==> flow/design.v <==
module rst_synch(clk, rst_n, RST_n);
  input RST_n, clk;
  output rst_n;
  reg ff1, ff2;
  always_ff @(negedge clk, negedge RST_n)
    if (!RST_n) begin
      ff1 <= 1'b0;
      ff2 <= 1'b0;
    end else begin
      ff1 <= 1'b1;
      ff2 <= ff1;
    end
  assign rst_n = ff2;
endmodule
module PWM11(clk, rst_n, duty, PWM_sig);
  input clk, rst_n;
  input[10:0] duty;
  output reg PWM_sig;
  reg[10:0] cnt;
  always_ff @(posedge clk, negedge rst_n)
    if (!rst_n) begin
      cnt <= 1'b0;
      PWM_sig <= 1'b0;
    end else begin
      cnt <= cnt + 1;
      PWM_sig <= cnt < duty;
    end
endmodule
module mtr_drv(clk, rst_n, lft_duty, rght_duty, DIRL, DIRR, PWML, PWMR);
  input clk, rst_n;
  input[11:0] lft_duty, rght_duty;
  output PWML, PWMR, DIRL, DIRR;
  wire[10:0] abs_rght_duty, abs_lft_duty;
  assign DIRR = rght_duty[11];
  assign abs_rght_duty = DIRR ? (~rght_duty[10:0]) : rght_duty[10:0];
  assign DIRL = lft_duty[11];
  assign abs_lft_duty = DIRL ? (~lft_duty[10:0]) : lft_duty[10:0];
  PWM11 rght_PWM(.clk(clk), .rst_n(rst_n), .duty(abs_rght_duty), .PWM_sig(PWMR));
  PWM11 lft_PWM(.clk(clk), .rst_n(rst_n), .duty(abs_lft_duty), .PWM_sig(PWML));
endmodule
module err_compute_DP(clk,en_accum,clr_accum,sub,sel,IR_R0,IR_R1,IR_R2,IR_R3,
                    IR_L0,IR_L1,IR_L2,IR_L3,error);
  input clk;							 
  input en_accum,clr_accum;				 
  input sub;							 
  input [2:0] sel;						 
  input [11:0] IR_R0,IR_R1,IR_R2,IR_R3;  
  input [11:0] IR_L0,IR_L1,IR_L2,IR_L3;  
  output reg signed [15:0] error;	 
	wire [15:0] selected_IR; 
	assign selected_IR = (sel==3'b000) ? {4'h0, IR_R0} :
						(sel==3'b001) ? {4'h0, IR_L0} :
						(sel==3'b010) ? {3'h0, IR_R1, 1'b0} :
						(sel==3'b011) ? {3'h0, IR_L1, 1'b0} :
						(sel==3'b100) ? {2'h0, IR_R2, 2'h0} :
						(sel==3'b101) ? {2'h0, IR_L2, 2'h0} :
						(sel==3'b110) ? {1'b0, IR_R3, 3'h0} :
						{1'b0, IR_L3, 3'h0};
	wire [15:0] selected_IR_comp;
	assign selected_IR_comp = sub ? (~selected_IR + 1'b1) : selected_IR;
	wire [15:0] next_error;
	assign next_error = error + selected_IR_comp;
  always_ff @(posedge clk)
    if (clr_accum)
	  error <= 16'h0000;
	else if (en_accum)
	  error <= next_error;  
endmodule
module err_compute_SM(sel, err_vld, IR_vld, clr_accum, en_accum, clk, rst_n);
	typedef enum reg [1:0] {IDLE, ERR, ACCUM} state_t;
		state_t state, nxt_state;
	input IR_vld, clk, rst_n;
	output logic err_vld, clr_accum, en_accum;
	output logic [2:0] sel;
	logic inc_sel, clr_sel;  
	always_ff @(posedge clk, negedge rst_n)
		if(!rst_n)
			state <= IDLE;
		else
			state <= nxt_state;
	always_ff @(posedge clk, negedge rst_n)
		if(!rst_n)
			sel <= 3'h0;
		else if(clr_sel)
			sel <= 3'h0;
		else if(inc_sel)
			sel <= sel + 1;
	always_comb begin
		nxt_state = IDLE;
		err_vld = 0;
		clr_accum = 0;
		en_accum = 0;
		inc_sel = 0;
		clr_sel = 0;
		case(state)
			IDLE: if(IR_vld) begin  
					nxt_state = ERR;
					clr_accum = 1;  
				end
			ERR: begin
					nxt_state = ACCUM;
					en_accum = 1;  
				end
			ACCUM: if(sel == 3'h7) begin  
					nxt_state = IDLE;
					err_vld = 1;  
					clr_sel = 1;
				end else begin  
					nxt_state = ERR;
					inc_sel = 1;  
				end
			default: nxt_state = IDLE;  
		endcase
	end
endmodule
module err_compute(error, err_vld, IR_vld, clk, rst_n, IR_R0,IR_R1,IR_R2,IR_R3,
                    IR_L0,IR_L1,IR_L2,IR_L3);
	input [11:0] IR_R0,IR_R1,IR_R2,IR_R3;
	input [11:0] IR_L0,IR_L1,IR_L2,IR_L3;
	input IR_vld, clk, rst_n;
	output reg signed [15:0] error;
	output logic err_vld;
	logic en_accum, clr_accum;
	wire [2:0] sel;	
	err_compute_SM sm(.sel(sel), .err_vld(err_vld), .IR_vld(IR_vld), .clr_accum(clr_accum), .en_accum(en_accum), .clk(clk), .rst_n(rst_n));			
	err_compute_DP datapath(.clk(clk),.en_accum(en_accum),.clr_accum(clr_accum),.sub(sel[0]),.sel(sel),.IR_R0(IR_R0),.IR_R1(IR_R1),.IR_R2(IR_R2),.IR_R3(IR_R3),
                    .IR_L0(IR_L0),.IR_L1(IR_L1),.IR_L2(IR_L2),.IR_L3(IR_L3),.error(error));
endmodule
module SPI_mstr16(clk,rst_n,SS_n,SCLK,MOSI,MISO,wrt,cmd,done,rd_data);
  input clk,rst_n;
  input wrt;
  input [15:0] cmd;
  input MISO;
  output reg done;		 
  output reg SS_n;		 
  output SCLK, MOSI;
  output [15:0] rd_data;
  typedef enum reg[1:0] {IDLE, FRNT_PRCH, MAIN, BCK_PRCH} state_t;
  state_t state, nxt_state;
  reg [15:0] shft_reg;
  reg [4:0] sclk_div;
  reg MISO_smpl;
  reg [3:0] bit_cnt;
  logic set_done,initialize,rst_sclk_div,shft,smpl;
  wire SCLK_rise_nxt, SCLK_fall_nxt;
  always @(posedge clk)
    if (initialize)
	  shft_reg <= cmd;
	else if (shft)
	  shft_reg <= {shft_reg[14:0],MISO_smpl};
  assign rd_data = shft_reg;
  assign MOSI = shft_reg[15];
  always @(posedge clk)
    if (smpl)
	  MISO_smpl <= MISO;
  always @(posedge clk)
    if (rst_sclk_div)
	  sclk_div <= 5'b10111;
	else
	  sclk_div <= sclk_div + 1;
  assign SCLK = sclk_div[4];
  assign SCLK_fall_nxt = &sclk_div;
  assign SCLK_rise_nxt = ~sclk_div[4] & &sclk_div[3:0];
  always @(posedge clk)
    if (initialize)
	  bit_cnt <= 4'b0000;
	else if (shft)
	  bit_cnt <= bit_cnt + 1;
  always @(posedge clk,negedge rst_n)
    if (!rst_n)
	  done <= 1'b0;			 
	else if (set_done)
	  done <= 1'b1;
	else if (initialize)
	  done <= 1'b0;
  always @(posedge clk,negedge rst_n)
    if (!rst_n)
	  SS_n <= 1'b1;			 
	else if (set_done)
	  SS_n <= 1'b1;
	else if (initialize)
	  SS_n <= 1'b0;
  always @(posedge clk, negedge	rst_n)
    if (!rst_n)
	  state <= IDLE;
	else
	  state <= nxt_state;
  always_comb begin
    nxt_state = IDLE;
	initialize = 0;
	rst_sclk_div = 0;
	set_done = 0;
	shft = 0;
	smpl = 0;
	case (state)
	  IDLE : begin
	    if (wrt) begin
		  initialize = 1;
		  nxt_state = FRNT_PRCH;
		end	 
        rst_sclk_div = 1;			 
	  end
	  FRNT_PRCH : begin
	    if (SCLK_rise_nxt) begin
		  smpl = 1;
		  nxt_state = MAIN;
		end else
		  nxt_state = FRNT_PRCH;
	  end
	  MAIN : begin
	    smpl = SCLK_rise_nxt;
		shft = SCLK_fall_nxt;
		if (&bit_cnt & SCLK_rise_nxt)
		  nxt_state = BCK_PRCH;
		else
		  nxt_state = MAIN;
	  end
	  BCK_PRCH : begin
	    if (SCLK_fall_nxt) begin
		  rst_sclk_div = 1;			 
		  set_done = 1;
		  shft = 1;
		  nxt_state = IDLE;
		end else
		  nxt_state = BCK_PRCH;  
	  end
	endcase
  end
endmodule
module A2D_intf(res, cnv_cmplt, strt_cnv, chnnl, SS_n, SCLK, MOSI, MISO, clk, rst_n);
typedef enum reg [1:0] {IDLE, CMD1, WAIT, CMD2} state_t;
	state_t state, nxt_state;
input strt_cnv, clk, rst_n;
input [2:0] chnnl;
output logic cnv_cmplt;
output [11:0] res;
input MISO;
output SS_n, SCLK, MOSI;
logic wrt, cmplt;
wire done;
wire [15:0] rd_data;
assign res[11:0] = ~rd_data[11:0];  
SPI_mstr16 spi(.cmd({2'b00, chnnl, 11'h000}), .wrt(wrt), .done(done), .rd_data(rd_data),
				.SS_n(SS_n), .SCLK(SCLK), .MOSI(MOSI), .MISO(MISO), .clk(clk), .rst_n(rst_n));
always_ff @(posedge clk, negedge rst_n)
	if(!rst_n)
		state <= IDLE;
	else
		state <= nxt_state;
always_comb begin
	nxt_state = IDLE;
	wrt = 0;
	cmplt = 0;
	case(state)
		IDLE: if(strt_cnv) begin   
				nxt_state = CMD1;
				wrt = 1;           
			end
		CMD1: if(done)             
				nxt_state = WAIT;
			   else
				nxt_state = CMD1;
		WAIT: begin
				nxt_state = CMD2;  
				wrt = 1;           
			end
		CMD2: if(done) begin       
				nxt_state = IDLE;
				cmplt = 1;         
			end else begin
				nxt_state = CMD2;
			end
		default: nxt_state = IDLE;
	endcase
end
always_ff @(posedge clk, negedge rst_n)
	if(!rst_n) begin
		cnv_cmplt <= 0;
	end else if(strt_cnv) begin  
		cnv_cmplt <= 0;
	end else if(cmplt) begin  
		cnv_cmplt <= 1;
	end
endmodule
module IR_intf(clk, rst_n, IR_R0, IR_R1, IR_R2, IR_R3, IR_L0, IR_L1, IR_L2, IR_L3, IR_en, IR_vld, line_present, SS_n, SCLK, MOSI, MISO);
  localparam LINE_THRES = 12'h040;
  parameter FAST_SIM = 0;
  input MISO, clk, rst_n;
  output reg [11:0] IR_R0, IR_R1, IR_R2, IR_R3, IR_L0, IR_L1, IR_L2, IR_L3;
  output logic IR_en, IR_vld, line_present;
  output SS_n, SCLK, MOSI;
  reg [17:0] tmr;
  reg [11:0] IR_max;
  logic rst_tmr, strt_cnv, clr, EN_R0, EN_R1, EN_R2, EN_R3, EN_L0, EN_L1, EN_L2, EN_L3, inc_chnnl, clr_chnnl;
  logic [2:0] chnnl;
  wire nxt_round, settled, cnv_cmplt;
  wire [11:0] res;
  typedef enum reg [2:0] { IDLE, WAIT_TMR, IR_SETTLE, START_CNV, WAIT_CNV } state_t;
  state_t state, next_state;
  A2D_intf a2d(.clk(clk), .rst_n(rst_n), .chnnl(chnnl), .strt_cnv(strt_cnv), .SS_n(SS_n), .SCLK(SCLK), .MOSI(MOSI), .MISO(MISO), .cnv_cmplt(cnv_cmplt), .res(res));
  always_ff @(posedge clk)
    if (EN_R0)
      IR_R0 <= res;
  always_ff @(posedge clk)
    if (EN_R1)
      IR_R1 <= res;
  always_ff @(posedge clk)
    if (EN_R2)
      IR_R2 <= res;
  always_ff @(posedge clk)
    if (EN_R3)
      IR_R3 <= res;
  always_ff @(posedge clk)
    if (EN_L0)
      IR_L0 <= res;
  always_ff @(posedge clk)
    if (EN_L1)
      IR_L1 <= res;
  always_ff @(posedge clk)
    if (EN_L2)
      IR_L2 <= res;
  always_ff @(posedge clk)
    if (EN_L3)
      IR_L3 <= res;
  always_ff @(posedge clk, negedge rst_n)
	if(!rst_n)
	  chnnl <= 3'b000;
    else if (clr_chnnl)
      chnnl <= 3'b000;
    else if (inc_chnnl)
      chnnl <= chnnl + 1;
  always_ff @(posedge clk, negedge rst_n)
  	if(!rst_n)
	  tmr <= 18'h00000;
    else if (rst_tmr)
      tmr <= 18'h00000;
    else
      tmr <= tmr + 1;
  always_ff @(posedge clk, negedge rst_n)
    if (!rst_n)
      state <= IDLE;
    else
      state <= next_state;
  always_ff @(posedge clk, negedge rst_n)
    if (!rst_n)
      line_present <= 1'b0;
    else if (IR_vld) begin
      if (IR_max > LINE_THRES)
        line_present <= 1'b1;
      else
        line_present <= 1'b0;
    end
  always_ff @(posedge clk,negedge rst_n)
    if(!rst_n)
      IR_max <= 12'h000;
    else if (clr)
      IR_max <= 12'h000;
    else if (cnv_cmplt && res > IR_max)
      IR_max <= res;
  always_comb begin
	next_state = IDLE;
    clr = 0;
    IR_en = 0;
    IR_vld = 0;
    rst_tmr = 0;
    strt_cnv = 0;
    inc_chnnl = 0;
    clr_chnnl = 0;
    EN_R0 = 0;
    EN_R1 = 0;
    EN_R2 = 0;
    EN_R3 = 0;
    EN_L0 = 0;
    EN_L1 = 0;
    EN_L2 = 0;
    EN_L3 = 0;
    case(state)
      default : begin
        clr = 1;
        rst_tmr = 1;
        next_state = WAIT_TMR;
      end
      WAIT_TMR : if (nxt_round) begin
        rst_tmr = 1;
        next_state = IR_SETTLE;
        clr = 1;
      end else begin
        clr = 1;
        next_state = WAIT_TMR;
      end
      IR_SETTLE : if (settled) begin
        IR_en = 1;
        clr_chnnl = 1;
        next_state = START_CNV;
      end else begin
        IR_en = 1;
        next_state = IR_SETTLE;
      end
      START_CNV : begin
        IR_en = 1;
        strt_cnv = 1;
        next_state = WAIT_CNV;
      end
      WAIT_CNV : if (cnv_cmplt) begin
        case (chnnl)
          3'b001 : EN_R1 = 1;
          3'b010 : EN_R2 = 1;
          3'b011 : EN_R3 = 1;
          3'b100 : EN_L0 = 1;
          3'b101 : EN_L1 = 1;
          3'b110 : EN_L2 = 1;
          3'b111 : EN_L3 = 1;
          default : EN_R0 = 1;
        endcase
        inc_chnnl = 1;
        if (chnnl == 3'b111) begin
		      rst_tmr = 1;
          IR_vld = 1;
          next_state = IDLE;
        end else begin
          IR_en = 1;
          next_state = START_CNV;
        end
      end else begin
        IR_en = 1;
        next_state = WAIT_CNV;
      end
    endcase
  end
  generate 
    if (FAST_SIM) begin
      assign nxt_round = &tmr[13:0];
      assign settled = &tmr[10:0];
    end else begin
      assign nxt_round = &tmr;
      assign settled = &tmr[11:0];
    end 
  endgenerate
endmodule
module PID(lft_speed, rght_speed, moving, error, err_vld, go, line_present, clk, rst_n);
	parameter FAST_SIM = 0;       
	localparam P_coeff = 7'h06;   
	localparam I_coeff = 7'h01;   
	localparam D_coeff = 7'h38;   
	output [11:0] lft_speed;      
	output [11:0] rght_speed;     
	output wire moving;           
	input [15:0] error;
	input err_vld, go, line_present;
	input clk, rst_n;
	reg [10:0] FRWRD;             
	reg signed [14:0] P_term;
	reg signed [9:0] I_term;
	reg signed [14:0] D_term;
	reg signed [14:0] P_term_flopped;
	reg signed [9:0] I_term_flopped;
	reg signed [14:0] D_term_flopped;
	wire signed [14:0] PID;
	wire [11:0] FRWRD_sum;
	wire [11:0] FRWRD_diff;
	wire incr_en;
	assign PID = go ? (P_term_flopped + {{5{I_term_flopped[9]}},I_term_flopped} + D_term_flopped) : 15'h0000;
	assign moving = (FRWRD > 11'h080) ? 1'b1 : 1'b0;  
	assign lft_speed = moving ? FRWRD_sum : {1'b0, FRWRD};  
	assign rght_speed = moving ? FRWRD_diff : {1'b0, FRWRD};  
	assign FRWRD_sum = {1'b0, FRWRD} + PID[14:3];  
	assign FRWRD_diff = {1'b0, FRWRD} - PID[14:3];
	assign incr_en = err_vld && ~&FRWRD[9:8];  
	always_ff @(posedge clk) begin
		P_term_flopped <= P_term;
		I_term_flopped <= I_term;  
		D_term_flopped <= D_term;
	end
	generate
		if(FAST_SIM) begin
			always_ff @(posedge clk, negedge rst_n)
				if(!rst_n)
					FRWRD <= 11'h000;
				else if(!go)
					FRWRD <= 11'h000;
				else if(incr_en)
					FRWRD <= FRWRD + 6'h20;
		end else begin
			always_ff @(posedge clk, negedge rst_n)
				if(!rst_n)
					FRWRD <= 11'h000;
				else if(!go)
					FRWRD <= 11'h000;
				else if(incr_en)
					FRWRD <= FRWRD + 6'h04;
		end
	endgenerate
	wire signed [10:0] err_sat;
	assign err_sat = (!error[15] && |error[14:10]) ? 11'h3ff :
						(error[15] && ~&error[14:10]) ? 11'h400 :
						error[10:0];
	assign P_term = $signed(P_coeff)*err_sat;  
	logic [10:0] err_sat_flopped, prev_err;
	wire [10:0] D_diff;
	wire signed [7:0] D_diff_sat;
	always_ff @(posedge clk, negedge rst_n)
		if(!rst_n) begin
			err_sat_flopped <= 11'h000;
			prev_err <= 11'h000;
		end else if(err_vld) begin
			err_sat_flopped <= err_sat;
			prev_err <= err_sat_flopped;
		end
	assign D_diff = err_sat - prev_err;
	assign D_diff_sat = (!D_diff[10] && |D_diff[9:7]) ? 8'h7f :
						(D_diff[10] && ~&D_diff[9:7]) ? 8'h80 :
						D_diff[7:0];
	assign D_term = $signed(D_coeff)*D_diff_sat;
	logic signed [15:0] integrator;
    logic [15:0] ext_err_sat;  
    logic [15:0] temp_sum;  
    logic [15:0] res_sum;  
    logic overflow_sel;  
    logic res_sel;  
    assign ext_err_sat = { {5{err_sat[10]}}, err_sat[10:0] };
    assign temp_sum = integrator + ext_err_sat;  
    assign res_sum = (~overflow_sel && err_vld) ? temp_sum : integrator;  
	assign I_term = $signed(I_coeff)*integrator[15:6];
    always_ff @(posedge clk, negedge rst_n)
        if (!rst_n)
            integrator <= 0;
        else if (res_sel)
            integrator <= 0;
        else
            integrator <= res_sum;
    always_comb begin
        overflow_sel = 0;
        if (ext_err_sat[15] == integrator[15] && ext_err_sat[15] != temp_sum[15]) begin
            overflow_sel = 1;
        end
    end
    logic prev_line;  
    always_ff @(posedge clk, negedge rst_n)
        if (!rst_n) 
            prev_line <= 0;
        else
            prev_line <= line_present;
    logic pos_edge;  
    assign pos_edge = (prev_line == 0) && (line_present == 1);
    assign res_sel = pos_edge | (~go) | (~moving);
endmodule
module UART_rcv(rdy, rx_data, clr_rdy, RX, clk, rst_n);
typedef enum reg [1:0] {IDLE, START, RXS} state_t;
	state_t state, nxt_state;
input clk, rst_n;
input clr_rdy;
output [7:0] rx_data;
input RX;
output reg rdy;
reg [12:0] baud_cnt;
reg [3:0] bit_cnt;
reg [8:0] rx_shft_reg;
reg RX_metastable, RX_stable, RX_previous;
reg start, shift, receiving, set_rdy;  
always_ff @(posedge clk)
	if(start)
		bit_cnt <= 4'h0;
	else if(shift)
		bit_cnt <= bit_cnt+1;
always_ff @(posedge clk)
	if(start)
		baud_cnt <= 13'h0000;
	else if(shift)
		baud_cnt <= 13'h0000;
	else if(receiving)
		baud_cnt <= baud_cnt+1;
assign shift = (baud_cnt == 13'h1458);  
always_ff @(posedge clk)
	RX_metastable <= RX;
always_ff @(posedge clk) begin
	RX_stable <= RX_metastable;
	RX_previous <= RX_stable;  
end
always_ff @(posedge clk)
	if(shift)
		rx_shft_reg <= {RX_stable, rx_shft_reg} >> 1;  
assign rx_data = rx_shft_reg;
always_ff @(posedge clk, negedge rst_n)
	if(!rst_n)
		rdy <= 1'b0;
	else if(clr_rdy || start)
		rdy <= 1'b0;
	else if(set_rdy)
		rdy <= 1'b1;
always_ff @(posedge clk, negedge rst_n)
	if(!rst_n)
		state <= IDLE;
	else
		state <= nxt_state;
always_comb begin
	nxt_state = IDLE;
	start = 0;
	receiving = 0;
	set_rdy = 0;
	case(state)
		IDLE: if(!RX_stable && RX_previous) begin  
				nxt_state = START;
				start = 1;
			end
		START: begin
			nxt_state = RXS;
			receiving = 1;
			end
		RXS: if(bit_cnt == 4'h9) begin  
				nxt_state = IDLE;
				set_rdy = 1;
			end else begin
				nxt_state = RXS;
				receiving = 1;
			end
		default: nxt_state = IDLE;  
	endcase
end
endmodule
module UART_wrapper(cmd_rdy, clr_cmd_rdy, cmd, RX, clk, rst_n);
typedef enum reg [1:0] {BYTE1, BYTE2} state_t;
	state_t state, nxt_state;
input clr_cmd_rdy, RX, clk, rst_n;
output logic [15:0] cmd;
output logic cmd_rdy;
wire rx_rdy;
wire [7:0] rx_data;
logic clr_rx_rdy, set_cmd_rdy, shft_byte;
UART_rcv UART_rx(.clk(clk),.rst_n(rst_n),.RX(RX),.rdy(rx_rdy),.rx_data(rx_data),.clr_rdy(clr_rx_rdy));
always_ff @(posedge clk)
	if(shft_byte)
		cmd <= {cmd[7:0],rx_data[7:0]};  
always_ff @(posedge clk, negedge rst_n)
	if(!rst_n)
		state <= BYTE1;
	else
		state <= nxt_state;
always_comb begin
	nxt_state = BYTE1;
	clr_rx_rdy = 0;
	shft_byte = 0;
	set_cmd_rdy = 0;
	case(state)
		BYTE1: if(rx_rdy) begin  
			shft_byte = 1;  
			clr_rx_rdy = 1;  
			nxt_state = BYTE2;
		end
		BYTE2: if(rx_rdy) begin  
			shft_byte = 1;  
			clr_rx_rdy = 1;  
			set_cmd_rdy = 1;  
			nxt_state = BYTE1;
		end else
			nxt_state = BYTE2;
		default: nxt_state = BYTE1;
	endcase
end
always_ff @(posedge clk, negedge rst_n)
	if(!rst_n)
		cmd_rdy <= 0;
	else if(clr_cmd_rdy)
		cmd_rdy <= 0;
	else if(set_cmd_rdy)
		cmd_rdy <= 1;
endmodule
module cmd_proc(clk,rst_n,BMPL_n,BMPR_n,go,err_opn_lp,line_present,buzz,RX);
input clk,rst_n,BMPL_n,BMPR_n,RX,line_present;
output logic go;
output logic buzz;
output reg [15:0] err_opn_lp;
logic last_veer_right, nxt_cmd, cmd_rdy, cap_cmd, rst_tmr;
logic [15:0] cmd;
logic [1:0] cmd_reg;
logic [15:0] cmd_shft_reg;
logic [25:0] tmr;
logic REV_tmr1, REV_tmr2, BMP_DBNC_tmr;
logic shft;
logic en_buzz;
logic [14:0] buzz_cntr;
parameter FAST_SIM = 0;
UART_wrapper UART(.cmd(cmd), .cmd_rdy(cmd_rdy), .clr_cmd_rdy(cap_cmd), .RX(RX), .clk(clk), .rst_n(rst_n));
always_ff @(posedge clk, negedge rst_n)begin 
	if(!rst_n)
		cmd_shft_reg[15:0] <= 16'h0000;
	else if(cap_cmd) begin 
		cmd_shft_reg[15:0] <= cmd[15:0];
	end else if(shft) begin 
		cmd_shft_reg[15:0] <= {2'b0 , cmd_shft_reg[15:2]}; 
	end 
end 
assign cmd_reg[1:0] = cmd_shft_reg[1:0];
always_ff@(posedge clk, negedge rst_n) begin 
	if(!rst_n)
		buzz_cntr <= 15'b000000000000000;
	else if(en_buzz)
		buzz_cntr <= buzz_cntr + 1;
end 
assign buzz = buzz_cntr[14];
always_ff @(posedge clk, negedge rst_n) begin 
	if(!rst_n)
		last_veer_right <= 0;
	else if(nxt_cmd)
		last_veer_right <= cmd_reg[0];
end 
always_ff @(posedge clk, negedge rst_n) begin
	if(!rst_n)
		tmr <= 0;
	else if(rst_tmr)
		tmr <= 0;
	else
		tmr <= tmr + 1;
end 
typedef enum reg [3:0] { IDLE, READY, CLR_GO, ASSERT_ERR_OPN_LP_1,ASSERT_ERR_OPN_LP_2, RST_ERR_OPN_LP, ASSERT_LFT_RGHT_ERR,BUZZ_100MS, BUZZ, REGULAR_VEER} state_t;
state_t state, next_state;
  always_ff @(posedge clk, negedge rst_n)
    if (!rst_n)
      state <= IDLE;
    else
      state <= next_state;
assign shft = nxt_cmd;
always_comb begin 
	next_state = IDLE;
	nxt_cmd = 0;
	cap_cmd = 0;
	err_opn_lp = 0;
	go = 0;
	rst_tmr = 0;
	en_buzz = 0;
	case (state) 
	IDLE : begin 
		if(cmd_rdy && line_present) begin 
			next_state = READY;
			cap_cmd = 1;
			go = 1;
		end else
			next_state = IDLE;
	end 
	READY : begin
		cap_cmd = 0;
		if(line_present) begin 
			if(!BMPL_n || !BMPR_n) begin 
				go = 0;
				rst_tmr = 1;
				en_buzz = 1;
				next_state = BUZZ_100MS;
				if(BMPL_n && BMPR_n)
					next_state = READY;
				else
					next_state = BUZZ;
			end else begin
				go = 1;
				next_state = READY;
			end
		end else if(cmd_shft_reg[1:0] == 2'b11) begin 
			go = 0;
			rst_tmr = 1;
			next_state = ASSERT_ERR_OPN_LP_1;
		end else if(|cmd_shft_reg[1:0]) begin
			go = 1;
			rst_tmr = 1;
			next_state = REGULAR_VEER;
		end else begin 
			go = 0;
			rst_tmr = 1;
			next_state = IDLE;
		end 
	end
	REGULAR_VEER : begin
		go = 1;
		if(cmd_shft_reg[0]) begin
			err_opn_lp = 16'h340;
			next_state = REGULAR_VEER;
		end else begin
			err_opn_lp = -16'h340;
			next_state = REGULAR_VEER;
		end 
		if(line_present) begin 
			nxt_cmd = 1;
			next_state = READY;
		end else
			next_state = REGULAR_VEER;
	end
	ASSERT_ERR_OPN_LP_1 : begin 
		go = 1;
		if(!last_veer_right) begin 
			if(!REV_tmr1) begin 
				err_opn_lp = -16'h1E0;
				next_state = ASSERT_ERR_OPN_LP_1;
			end else begin 
				go = 0;
				rst_tmr = 1;
				next_state = ASSERT_ERR_OPN_LP_2;
			end 
		end else begin 
			if(!REV_tmr1) begin 
				err_opn_lp = 16'h1E0;
				next_state = ASSERT_ERR_OPN_LP_1;
			end else begin 
				go = 0;
				rst_tmr = 1;
				next_state = ASSERT_ERR_OPN_LP_2;
			end 
		end
	end 
	ASSERT_ERR_OPN_LP_2 : begin 
		go = 1;
		if(!last_veer_right) begin 
			if(!REV_tmr2) begin 
				err_opn_lp = 16'h380;
				next_state = ASSERT_ERR_OPN_LP_2;
			end else begin 
				rst_tmr = 1;
				next_state = RST_ERR_OPN_LP;
			end 
		end else begin 
			if(!REV_tmr2) begin 
				err_opn_lp = -16'h380;
				next_state = ASSERT_ERR_OPN_LP_2;
			end else begin 
				rst_tmr = 1;
				next_state = RST_ERR_OPN_LP;
			end 
		end
	end 
	RST_ERR_OPN_LP : begin
		go = 1; 
		err_opn_lp = 0;
		if(line_present) begin
			nxt_cmd = 1;
			next_state = READY;
		end	else
			next_state = RST_ERR_OPN_LP;
	end 
	BUZZ_100MS : begin
		en_buzz = 1;
		if(BMP_DBNC_tmr) begin 
			if(BMPL_n && BMPR_n) begin 
				en_buzz = 0;
				next_state = READY;
			end else begin 
				next_state = BUZZ;
			end
		end else
			next_state = BUZZ_100MS;
	end 
	BUZZ : begin
		en_buzz = 1;
		if(BMPL_n && BMPR_n) begin 
			en_buzz = 0;
			next_state = READY;
		end else begin 
			next_state = BUZZ;
		end
	end 
	endcase
end 
 generate 
    if (FAST_SIM) begin
      assign REV_tmr1 = tmr[20:16] == 5'h0A ? 1'b1 : 1'b0;
      assign REV_tmr2 = tmr[20:16] == 5'h10 ? 1'b1 : 1'b0;
	  assign BMP_DBNC_tmr = &tmr[16:0];
    end else begin
      assign REV_tmr1 = tmr[20:16] == 5'h16 ? 1'b1 : 1'b0;
      assign REV_tmr2 = tmr[25:21] == 5'h1F ? 1'b1 : 1'b0;
	  assign BMP_DBNC_tmr = &tmr[21:0];
    end 
  endgenerate
endmodule 
module MazeRunner(clk,RST_n,SS_n,MOSI,MISO,SCLK,PWMR,PWML,
                  DIRR,DIRL,IR_EN,BMPL_n,BMPR_n,buzz,
				  buzz_n,RX,LED);
  input clk;		 
  input RST_n;		 
  output SS_n;		 
  output MOSI;		 
  output SCLK;		 
  input MISO;		 
  output PWMR;		 
  output PWML;		 
  output DIRR;		 
  output DIRL;		 
  output IR_EN;		 
  input BMPL_n;		 
  input BMPR_n;		 
  output buzz;		 
  output buzz_n;
  input RX;			 
  output [7:0] LED;	 
  wire rst_n;		 
  wire send_resp;	 
  wire cmd_rdy;		 
  wire [15:0] cmd;	 
  wire clr_cmd_rdy;	 
  wire [11:0] IR_R0,IR_R1,IR_R2,IR_R3;
  wire [11:0] IR_L0,IR_L1,IR_L2,IR_L3;
  wire moving;
  wire IR_vld;					 
  wire line_present;		 
  wire err_vld;				 
  wire go;
  wire [15:0] err_raw;		 
  wire [15:0] err_opn_lp;	 
  wire [15:0] error;		 
  wire signed [11:0] lft_spd,rght_spd;
  wire bmp_raw;				 
  localparam FAST_SIM = 1;		 
  rst_synch iRST(.clk(clk),.RST_n(RST_n),.rst_n(rst_n));
  mtr_drv iDRV(.clk(clk), .rst_n(rst_n), .lft_duty(lft_spd), .rght_duty(rght_spd), .DIRL(DIRL), .DIRR(DIRR), .PWML(PWML), .PWMR(PWMR));
  IR_intf #(.FAST_SIM(FAST_SIM)) iINTF(.clk(clk), .rst_n(rst_n), .IR_R0(IR_R0), .IR_R1(IR_R1), .IR_R2(IR_R2), .IR_R3(IR_R3), .IR_L0(IR_L0), .IR_L1(IR_L1), .IR_L2(IR_L2), .IR_L3(IR_L3), .IR_en(IR_EN), .IR_vld(IR_vld), .line_present(line_present), .SS_n(SS_n), .SCLK(SCLK), .MOSI(MOSI), .MISO(MISO));
  err_compute iERR(.error(err_raw), .err_vld(err_vld), .IR_R0(IR_R0), .IR_L0(IR_L0), .IR_R1(IR_R1), .IR_L1(IR_L1), .IR_R2(IR_R2), .IR_L2(IR_L2), .IR_R3(IR_R3), .IR_L3(IR_L3), .IR_vld(IR_vld), .clk(clk), .rst_n(rst_n));
  cmd_proc #(FAST_SIM) iCMDPROC(.clk(clk), .rst_n(rst_n), .BMPL_n(BMPL_n), .BMPR_n(BMPR_n), .go(go), .err_opn_lp(err_opn_lp), .line_present(line_present), .buzz(buzz), .RX(RX));
  assign buzz_n = ~buzz;
  assign error = (line_present) ? err_raw : err_opn_lp;	 
  PID #(.FAST_SIM(FAST_SIM)) iPID(.clk(clk), .rst_n(rst_n), .lft_speed(lft_spd), .rght_speed(rght_spd), .moving(moving), .error(error), .err_vld(err_vld), .go(go), .line_present(line_present));
  assign LED = 0;  
endmodule
Step by step through the tools: MazeRunner
Tool output for the design above, in the order of the flow.
Line numbers count from 1 in the design file above.
Operators carry their Yosys type and port widths (W data, S select, Z words).
Cell names lack the library's common part.
The mark - stands for no value.

set-up
  design top = MazeRunner
  clock port = clk
  standard-cell library = sky130hd
  timing corner = tt_025C_1v80

After elaboration
Yosys after proc, flatten, opt, wreduce and memory -nomap, before mapping. Memory bits, and registers merged into a memory's read port (data or address), are not among the register bits. Print and check cells are not counted.

storage and ports
  register bits after elaboration = 411
  latch bits = 0
  memory bits (writable) = 0
  bits in read-only memories = 0
  word width x clocked read ports = 0
  memories kept = 0
  input bits = 6
  output and inout port bits = 18
  word-level cells = 378

operators by class
  $add $sub $neg = 20
  $mul = 2
  divide/modulo/power cells = 0
  magnitude comparators = 5
  eq/ne operators = 44
  shifts and indexed selects = 0
  muxes and demuxes = 172
  bitwise operators = 14
  reduce/logical cells = 65

operators by type and width
  kind                     count
  $mux W16                 12
  $mux W15                 8
  $mux W1                  93
  $mux W11                 6
  $mul A4 B8 Y12 const A   1
  $pmux W16 S3             1
  $mux W12                 4
  $mul A3 B11 Y14 const A  1
  $add A16 B16 Y16         2
  $pmux W4 S8              1
  $add A15 B15 Y15         2
  $mux W4                  7
  $eq A3 B3 Y1 const B     9
  $add A26 B1 Y26 const B  1
  $mux W26                 1
  $add A11 B1 Y11 const B  2
  $lt A11 B11 Y1           2
  $not A11 Y11             2
  $pmux W1 S3              7
  $mux W3                  7
  $reduce_bool A2 Y1       10
  $add A18 B1 Y18 const B  1
  $reduce_or A2 Y1         9
  $eq A3 B2 Y1 const B     6
  $reduce_or A3 Y1         6
  $mux W18                 1
  $reduce_and A17 Y1       1
  $not A15 Y16             1

Not listed: further kinds 55, cells in them 118.

Longest topological paths
Yosys ltp: most cells in a row. Word level: on the elaborated netlist, between registers, memories and ports. Mapped: between sequential cells and ports; inverters and the memories' decode and read muxes count.

depth
  depth after elaboration = 19
  ABC_AREA = 0
  depth in mapped cells = 29
  depth with buffers taken out = 28

Synthesis result
Source: synth_stat.txt of the flow (Yosys; design flattened, memories mapped). It holds for the ABC_AREA given above (unset counts as 0); a run with the other value may have another netlist.

mapped netlist
  cell count = 2176
  cell area after synthesis = 0.0220111 sq mm
  sequential part of the area = 0.010405 sq mm
  flip-flop cells = 409
  buffer cells = 69

cell types
  cell      count  area in all (sq um)
  dfrtp_1   181    4.53E+03
  edfxtp_1  125    3753.6
  ha_1      163    2.04E+03
  dfxtp_1   93     1.86E+03
  xnor2_1   113    989.699
  nand2_1   213    799.517
  nor2_1    192    720.691
  a21oi_1   137    685.658
  xor2_1    65     569.296
  inv_1     139    521.75
  o21ai_0   100    500.48
  fa_1      22     440.422
  mux2i_1   39     390.374
  nand3_1   61     305.293
  a21o_1    34     255.245
  and3_1    35     218.96
  dfstp_2   8      210.202
  nand4_1   32     200.192

Not listed: further types 66, cells in them 424.
By module: a second synthesis without flattening, with its own total; a netlist apart from the flattened one above.

second synthesis, totals
  cells (unflattened synthesis) = 2162
  area (unflattened synthesis) = 0.0231172 sq mm

Rows give one instance, submodules left out.

modules
  module                 times used  cells  area (sq mm)  seq. area (sq mm)
  PID (FAST_SIM=1)       1           718    0.0065951     0.0018268
  IR_intf (FAST_SIM=1)   1           338    0.0050824     0.0037599
  cmd_proc (FAST_SIM=1)  1           322    0.0030379     0.0015277
  err_compute_DP         1           282    0.0024448     0.0003203
  UART_rcv               1           132    0.0014301     0.000772
  PWM11                  2           70     0.0007119     0.0003003
  SPI_mstr16             1           99     0.0014139     0.0008433
  UART_wrapper           1           24     0.0005956     0.0005568
  MazeRunner             1           28     0.0003166     0
  err_compute_SM         1           19     0.0002577     0.0001514
  A2D_intf               1           31     0.0002352     0.0001264
  mtr_drv                1           26     0.0002302     0
  rst_synch              1           3      0.0000538     0.00005
  err_compute            1           0      0             0

Data sheet: physical implementation of MazeRunner

Measured data: module MazeRunner, platform sky130hd, 3 stored runs of the flow under differing settings, order arbitrary. Input and output delays are each 20% of the period that was set; the output load is 0.01 pF.
"clock period reached" is the run's clock period less its worst setup slack. It is reckoned from that one timing run; input and output delays stay at 20% of the period that was set.
"critical setup path time": the worst setup path's part of the clock period (all of it between registers, 20% less for each end at a port) less its slack. A launch clock that arrives late makes it longer, a capture clock that arrives late makes it shorter.
Among the settings, n/a means not set for that run.
A result given as n/a is not shown for that run.

setting or result                          run 1  run 2      run 3
CELL_PAD_IN_SITES_GLOBAL_PLACEMENT         3      n/a        n/a
CORE_ASPECT_RATIO                          1.61   1.32       0.97
CORE_MARGIN                                5      8          2
CORE_UTILIZATION                           55     18         18
GPL_TIMING_DRIVEN                          0      0          0
MAX_ROUTING_LAYER                          met4   met4       n/a
PLACE_DENSITY_LB_ADDON                     0.28   0.15       0.25
SETUP_SLACK_MARGIN                         -0.28  2.27       2.27
SLEW_MARGIN                                0      35         20
period_ns                                  10.8   10.0       10.0
CAP_MARGIN                                 20     25         20
CELL_PAD_IN_SITES_DETAIL_PLACEMENT         n/a    1          n/a
CTS_CLUSTER_DIAMETER                       n/a    398        n/a
HOLD_SLACK_MARGIN                          n/a    0.11       n/a
TNS_END_PERCENT                            n/a    95         n/a
critical setup path time (ns)              n/a    3.52       3.50
worst setup path type                      n/a    in2out     in2out
final design utilization (%)               n/a    21.8       21.7
clock period reached (ns)                  n/a    7.516      7.503
standard-cell area after layout (sq mm)    n/a    0.0264816  0.026324
setup slack of the critical path (ns)      n/a    2.484      2.497
summed negative setup slack (ns)           n/a    0.000      0.000
worst-case hold slack (ns)                 n/a    0.301      0.300
die footprint (sq mm)                      n/a    0.133837   0.125097
chip area after synthesis (Yosys) (sq mm)  n/a    0.0220111  0.0220111

Run 1: incomplete, placement halted on FLW-0024
